==> flow/design.v <==
`timescale 1ns / 1ps
module sparse_detector #(
    parameter WORD_SIZE = 64
)(
    input  wire [WORD_SIZE-1:0] data_in,
    output wire                 is_zero,     
    output wire                 is_sparse    
);
    assign is_zero = (data_in == {WORD_SIZE{1'b0}});
    function integer count_ones;
        input [WORD_SIZE-1:0] v;
        integer i, cnt;
        begin
            cnt = 0;
            for (i = 0; i < WORD_SIZE; i = i + 1)
                cnt = cnt + v[i];
            count_ones = cnt;
        end
    endfunction
    wire [6:0] ones_count = count_ones(data_in);
    assign is_sparse = (ones_count < (WORD_SIZE / 10));
endmodule
`timescale 1ns / 1ps
module adaptive_pe #(
    parameter integer MAX_WIDTH = 64,
    parameter integer MAX_ACC_WIDTH = 20   
)(
    input  wire                         clk,
    input  wire                         reset,
    input  wire                         ce,
    input  wire                         accumulate,
    input  wire                         test_mode,
    input  wire [2:0]                   precision_mode,
    input  wire [MAX_WIDTH-1:0]         weight_in,
    input  wire [MAX_WIDTH-1:0]         activation_in,
    input  wire [MAX_WIDTH-1:0]         mask_in,
    output reg  [MAX_ACC_WIDTH-1:0]     accumulated_sum,
    output wire                         clock_gated,
    output wire                         computation_skipped,
    output wire [2:0]                   active_precision   
);
    reg [6:0] active_bits;       
    reg [5:0] parallel_ops;      
    reg [8:0] max_value;         
    always @(*) begin
        case (precision_mode)
            3'b000: begin   
                active_bits = 7'd64;
                parallel_ops = 6'd64;
                max_value = 9'd1;
            end
            3'b001: begin   
                active_bits = 7'd64;
                parallel_ops = 6'd32;
                max_value = 9'd3;
            end
            3'b010: begin   
                active_bits = 7'd64;
                parallel_ops = 6'd16;
                max_value = 9'd15;
            end
            3'b011: begin   
                active_bits = 7'd64;
                parallel_ops = 6'd8;
                max_value = 9'd255;
            end
            default: begin   
                active_bits = 7'd64;
                parallel_ops = 6'd64;
                max_value = 9'd1;
            end
        endcase
    end
    assign active_precision = precision_mode;
    wire weight_is_zero, activation_is_zero;
    wire weight_is_sparse, activation_is_sparse;
    sparse_detector #(
        .WORD_SIZE(MAX_WIDTH)
    ) weight_detector (
        .data_in(weight_in),
        .is_zero(weight_is_zero),
        .is_sparse(weight_is_sparse)
    );
    sparse_detector #(
        .WORD_SIZE(MAX_WIDTH)
    ) activation_detector (
        .data_in(activation_in),
        .is_zero(activation_is_zero),
        .is_sparse(activation_is_sparse)
    );
    wire skip_compute = weight_is_zero || activation_is_zero;
    assign computation_skipped = skip_compute && ce;
    wire pe_enable = ce && !skip_compute;
    wire acc_enable = pe_enable || test_mode;
    assign clock_gated = !pe_enable;
    reg [MAX_ACC_WIDTH-1:0] compute_result;
    always @(*) begin
        case (precision_mode)
            3'b000: compute_result = compute_1bit();
            3'b001: compute_result = compute_2bit();
            3'b010: compute_result = compute_4bit();
            3'b011: compute_result = compute_8bit();
            default: compute_result = {MAX_ACC_WIDTH{1'b0}};
        endcase
    end
    function [MAX_ACC_WIDTH-1:0] compute_1bit;
        reg [MAX_WIDTH-1:0] xnor_result;
        integer i, count;
        begin
            xnor_result = ~(weight_in ^ activation_in) & mask_in;
            count = 0;
            for (i = 0; i < MAX_WIDTH; i = i + 1) begin
                count = count + xnor_result[i];
            end
            compute_1bit = count[MAX_ACC_WIDTH-1:0];
        end
    endfunction
    function [MAX_ACC_WIDTH-1:0] compute_2bit;
        integer i;
        reg [1:0] w, a;
        reg [3:0] product;
        integer sum;
        begin
            sum = 0;
            for (i = 0; i < 32; i = i + 1) begin
                w = weight_in[i*2 +: 2];
                a = activation_in[i*2 +: 2];
                product = w * a;   
                sum = sum + product;
            end
            compute_2bit = sum[MAX_ACC_WIDTH-1:0];
        end
    endfunction
    function [MAX_ACC_WIDTH-1:0] compute_4bit;
        integer i;
        reg [3:0] w, a;
        reg [7:0] product;
        integer sum;
        begin
            sum = 0;
            for (i = 0; i < 16; i = i + 1) begin
                w = weight_in[i*4 +: 4];
                a = activation_in[i*4 +: 4];
                product = w * a;   
                sum = sum + product;
            end
            compute_4bit = sum[MAX_ACC_WIDTH-1:0];
        end
    endfunction
    function [MAX_ACC_WIDTH-1:0] compute_8bit;
        integer i;
        reg [7:0] w, a;
        reg [15:0] product;
        integer sum;
        begin
            sum = 0;
            for (i = 0; i < 8; i = i + 1) begin
                w = weight_in[i*8 +: 8];
                a = activation_in[i*8 +: 8];
                product = w * a;   
                sum = sum + product;
            end
            compute_8bit = sum[MAX_ACC_WIDTH-1:0];
        end
    endfunction
    always @(posedge clk or posedge reset) begin
        if (reset) begin
            accumulated_sum <= {MAX_ACC_WIDTH{1'b0}};
        end else if (acc_enable) begin
            if (!accumulate) begin
                accumulated_sum <= {MAX_ACC_WIDTH{1'b0}};
            end else begin
                accumulated_sum <= accumulated_sum + compute_result;
            end
        end
    end
endmodule
Reports on adaptive_pe
The steps from the RTL of adaptive_pe to its reports follow in flow order.
Lines are those of the file above, counted from 1.
Operators: Yosys type, input widths -> output width; for muxes data width and select width s.
Cell names lack the library's common part.
Not given: --

inputs
  top module = adaptive_pe
  clock port = clk
  cell library = sky130hd
  library corner = tt_025C_1v80

Word-level counts
Source: Yosys, flattened and elaborated, memories not mapped. Widths are those after wreduce; folded enables and synchronous resets count as part of the registers. Registers that Yosys merges into a memory's read port (data or address) are not register bits. Print and check cells do not count. Equal cells are merged and count once.

cells by class
  eq/ne operators = 3
  bitwise operators = 3
  multipliers = 56
  add/subtract/negate cells = 117
  reductions and logical operators = 9
  muxes and demuxes = 2

operators by type and width
  operator          count
  $mul 8x8->16      8
  $add 20x1->20     44
  $mul 4x4->8       16
  $add 20x4->20     15
  $mul 2x2->4       32
  $logic_not 64->1  2
  $pmux 20 s4       1
  $and 64x64->64    1
  $xor 64x64->64    1
  $not 64->64       1
  $add 20x16->20    3
  $add 20x8->20     3
  $add 19x1->20     1
  $add 19x16->20    1
  $add 19x4->20     1
  $add 19x8->20     1
  $add 20x20->20    1
  $mux 20           1
  $add 18x1->19     1
  $add 18x16->19    1
  $add 18x4->19     1
  $add 18x8->19     1
  $add 17x1->18     1
  $add 17x16->18    1
  $add 17x4->18     1
  $add 17x8->18     1
  $add 16x1->17     1
  $add 16x16->17    1

Not listed: further kinds 43, cells in them 47.

bit counts
  input bits = 200
  register bits = 20
  output and inout port bits = 25
  cells after elaboration = 191

Longest topological paths
Yosys ltp: most cells in a row. Word level: on the elaborated netlist, between registers, memories and ports. Mapped: between sequential cells and ports; inverters and the memories' decode and read muxes count.

depth
  depth in word-level cells = 69
  ABC_AREA = 0
  depth in mapped cells = 40
  depth with buffers taken out = 40

Mapped cells and area
The flow's flattened synthesis, as Yosys stat reports it; memories are mapped. The netlist is that of the ABC_AREA named above (0 if unset); the other value can give another one.
The area totals of this step are shown rounded.

cell types
  type      count  area in all (um2)
  fa_1      869    1.74E+04
  ha_1      546    6.83E+03
  inv_1     1154   4.33E+03
  and2_1    283    1.77E+03
  nand2_1   221    829.546
  dfrtp_1   20     500.48
  nand2b_1  43     269.008
  xnor2_1   30     262.752
  a21o_1    28     210.202
  nor4_1    33     206.448
  nor2b_1   32     200.192
  a21oi_1   35     175.168
  xor2_1    19     166.41
  nor2_1    29     108.854
  nand3_1   19     95.091
  o21ai_0   15     75.072
  nand4_1   10     62.56
  a22oi_1   8      60.058

Not listed: further types 40, cells in them 95.

mapped netlist
  flip-flop cells = 20
  cell area after synthesis = 0.03427 mm2
  mapped cells = 3489

The figures by module come from a second, unflattened synthesis with its own total; it is not the netlist above.

second synthesis, totals
  cells (unflattened synthesis) = 3825
  area total of the unflattened synthesis = 0.03768 mm2

Each row is one instance without its submodules.

modules
  module                           area (mm2)  cells  times used
  adaptive_pe                      0.03401     3441   1
  sparse_detector #(WORD_SIZE=64)  0.001836    192    2

Worst setup path after synthesis
Path of least setup slack by OpenSTA after synthesis, without wires, with an ideal clock, recovery checks aside; 20% of the period is set as input and as output delay. Where synthesis merged equal registers, the netlist keeps one of their names.

path post-synthesis
  kind = input to register
  start = in weight_in[61]
  end = reg accumulated_sum[19]
  period = 13.0 ns
  driving pins on the path = 36
  arrival time = 11.281 ns
  data required time = 12.873 ns
  external input delay = 2.600 ns
  time at the first pin = 2.600 ns
  slack = 1.592 ns
  path buffers = 0
  path delay = 8.808 ns
  period reached after synthesis = 11.408 ns

"path delay" = arrival - input delay + setup time.
"driving pins on the path": output pins that drive a net of the path, with the launching flip-flop's if there is one; two outputs of one cell count as two.
"period reached after synthesis" is the clock period less the worst setup slack; recovery checks do not enter. This is arithmetic on one report: input and output delays are still those of the set period (20% each).
The rows between start and end are the longest chain of elaborated cells between them; the timing report does not say that the signal goes this way. Where chains are equally long, one stands for them.
A line is the first line of the expression or statement that the cell stems from. Yosys adds cells for indexed reads and writes and turns some case tables into memories.
At most two assigning lines are given for a register; there are more.

on the way, post-synthesis
  path through = ha_1 -> inv_1 -> fa_1 -> fa_1 -> inv_1 -> fa_1 -> fa_1 -> inv_1 -> fa_1 -> fa_1 -> inv_1 -> fa_1 -> inv_1 -> fa_1 -> fa_1 -> fa_1 -> inv_1 -> ha_1 -> a21o_1 -> a21o_1 -> a21oi_1 -> nor2_1 -> a211oi_1 -> o21ai_1 -> a211oi_1 -> o22ai_1 -> ha_1 -> nand3_1 -> nor2_1 -> nor3b_1 -> o21ai_0 -> nor3_1 -> o41ai_2 -> xnor2_1 -> a21oi_1 -> o22ai_1
  length of the longest elaborated chain = 9

RTL lines, path post-synthesis
  what                line  RTL
  start: declaration  34    input  wire [MAX_WIDTH-1:0]         weight_in,
  $xor 64x64->64      110   xnor_result = ~(weight_in ^ activation_in) & mask_in;
  $not 64->64         110
  $and 64x64->64      110
  $add 20x1->20 x3    113   count = count + xnor_result[i];
  $pmux 20 s4         98    case (precision_mode)
  $add 20x20->20      173   accumulated_sum <= accumulated_sum + compute_result;
  $mux 20             170   if (!accumulate) begin
  end: assignment     171   accumulated_sum <= {MAX_ACC_WIDTH{1'b0}};
  end: assignment     173
  end: declaration    37    output reg  [MAX_ACC_WIDTH-1:0]     accumulated_sum,

Path in the finished layout
Path of least setup slack in the final report of run 1 (OpenROAD, finished layout, wires in). Where an end is a register, its clock arrival counts in the times.

path post-layout
  kind = input to register
  start = in weight_in[59]
  end = reg accumulated_sum[19]
  path buffers = 1
  period = 18.2 ns
  external input delay = 3.64 ns
  data required time = 18.38 ns
  slack = 3.31 ns
  time at the first pin = 3.64 ns
  arrival time = 15.07 ns
  driving pins on the path = 35

The rows between start and end are the longest chain of elaborated cells between them; the timing report does not say that the signal goes this way. Where chains are equally long, one stands for them.
At most two assigning lines are given for a register; there are more.

on the way, post-layout
  path through = clkdlybuf4s50_1 -> ha_1 -> fa_1 -> fa_1 -> inv_1 -> fa_1 -> fa_1 -> fa_1 -> fa_1 -> inv_1 -> fa_1 -> fa_1 -> fa_1 -> inv_1 -> fa_1 -> inv_1 -> ha_1 -> or3_1 -> o211ai_1 -> nand2b_1 -> a21o_1 -> a21o_1 -> a31oi_1 -> xor2_1 -> nor2_1 -> ha_1 -> nand3_1 -> nor2_1 -> nor3b_1 -> o21ai_0 -> nor3_1 -> o41ai_2 -> xnor2_1 -> a21oi_1 -> o22ai_1
  length of the longest elaborated chain = 11

RTL lines, path post-layout
  what                line  RTL
  start: declaration  34    input  wire [MAX_WIDTH-1:0]         weight_in,
  $xor 64x64->64      110   xnor_result = ~(weight_in ^ activation_in) & mask_in;
  $not 64->64         110
  $and 64x64->64      110
  $add 20x1->20 x5    113   count = count + xnor_result[i];
  $pmux 20 s4         98    case (precision_mode)
  $add 20x20->20      173   accumulated_sum <= accumulated_sum + compute_result;
  $mux 20             170   if (!accumulate) begin
  end: assignment     171   accumulated_sum <= {MAX_ACC_WIDTH{1'b0}};
  end: assignment     173
  end: declaration    37    output reg  [MAX_ACC_WIDTH-1:0]     accumulated_sum,

Measured results for adaptive_pe: 3 stored runs of the Yosys and OpenROAD flow on sky130hd. The settings differ; the order carries no meaning. The constraints put input and output delay at 20% of the set period each and load the outputs with 0.01 pF.
By "period achieved" is meant the clock period of the run minus its worst setup slack. This is arithmetic on one report: input and output delays are still those of the set period (20% each).
By "time used up by the worst setup path" is meant the share of the clock period that the worst setup path is allowed (20% is reserved at inputs, 20% at outputs), minus its slack. Clock arrival times at its registers enter into it.
The results are shown rounded.
A setting shown as n/a is not set for that run.

setting or result                          run 1              run 2              run 3
CAP_MARGIN                                 30                 20                 20
CORE_ASPECT_RATIO                          0.73               0.63               n/a
CORE_UTILIZATION                           31                 39                 59
GPL_TIMING_DRIVEN                          0                  0                  n/a
MIN_ROUTING_LAYER                          met1               n/a                n/a
PLACE_DENSITY_LB_ADDON                     0.28               n/a                n/a
period_ns                                  18.2               7.87               12.8
CORE_MARGIN                                2                  2                  2
SLEW_MARGIN                                20                 10                 20
CELL_PAD_IN_SITES_DETAIL_PLACEMENT         n/a                0                  n/a
CELL_PAD_IN_SITES_GLOBAL_PLACEMENT         n/a                3                  n/a
CTS_CLUSTER_DIAMETER                       n/a                121                n/a
GPL_ROUTABILITY_DRIVEN                     n/a                0                  n/a
MAX_ROUTING_LAYER                          n/a                met4               n/a
PLACE_DENSITY                              n/a                0.89               n/a
SETUP_SLACK_MARGIN                         n/a                1.79               n/a
TNS_END_PERCENT                            n/a                80                 n/a
cell area after synthesis (mm2)            0.03427            0.03427            0.03427
utilization in the final report (%)        35.0               45.8               67.3
post-route setup TNS (ns)                  0.000              -40.17             0.000
worst hold slack (ns)                      0.512              0.522              0.505
std-cell area (final layout) (mm2)         0.03844            0.03996            0.03874
worst setup slack after layout (ns)        3.309              -3.033             0.190
time used up by the worst setup path (ns)  11.25              9.33               10.05
kind of the worst setup path               input to register  input to register  input to register
area of the die (mm2)                      0.1132             0.09032            0.06002
period achieved (ns)                       14.891             10.903             12.610
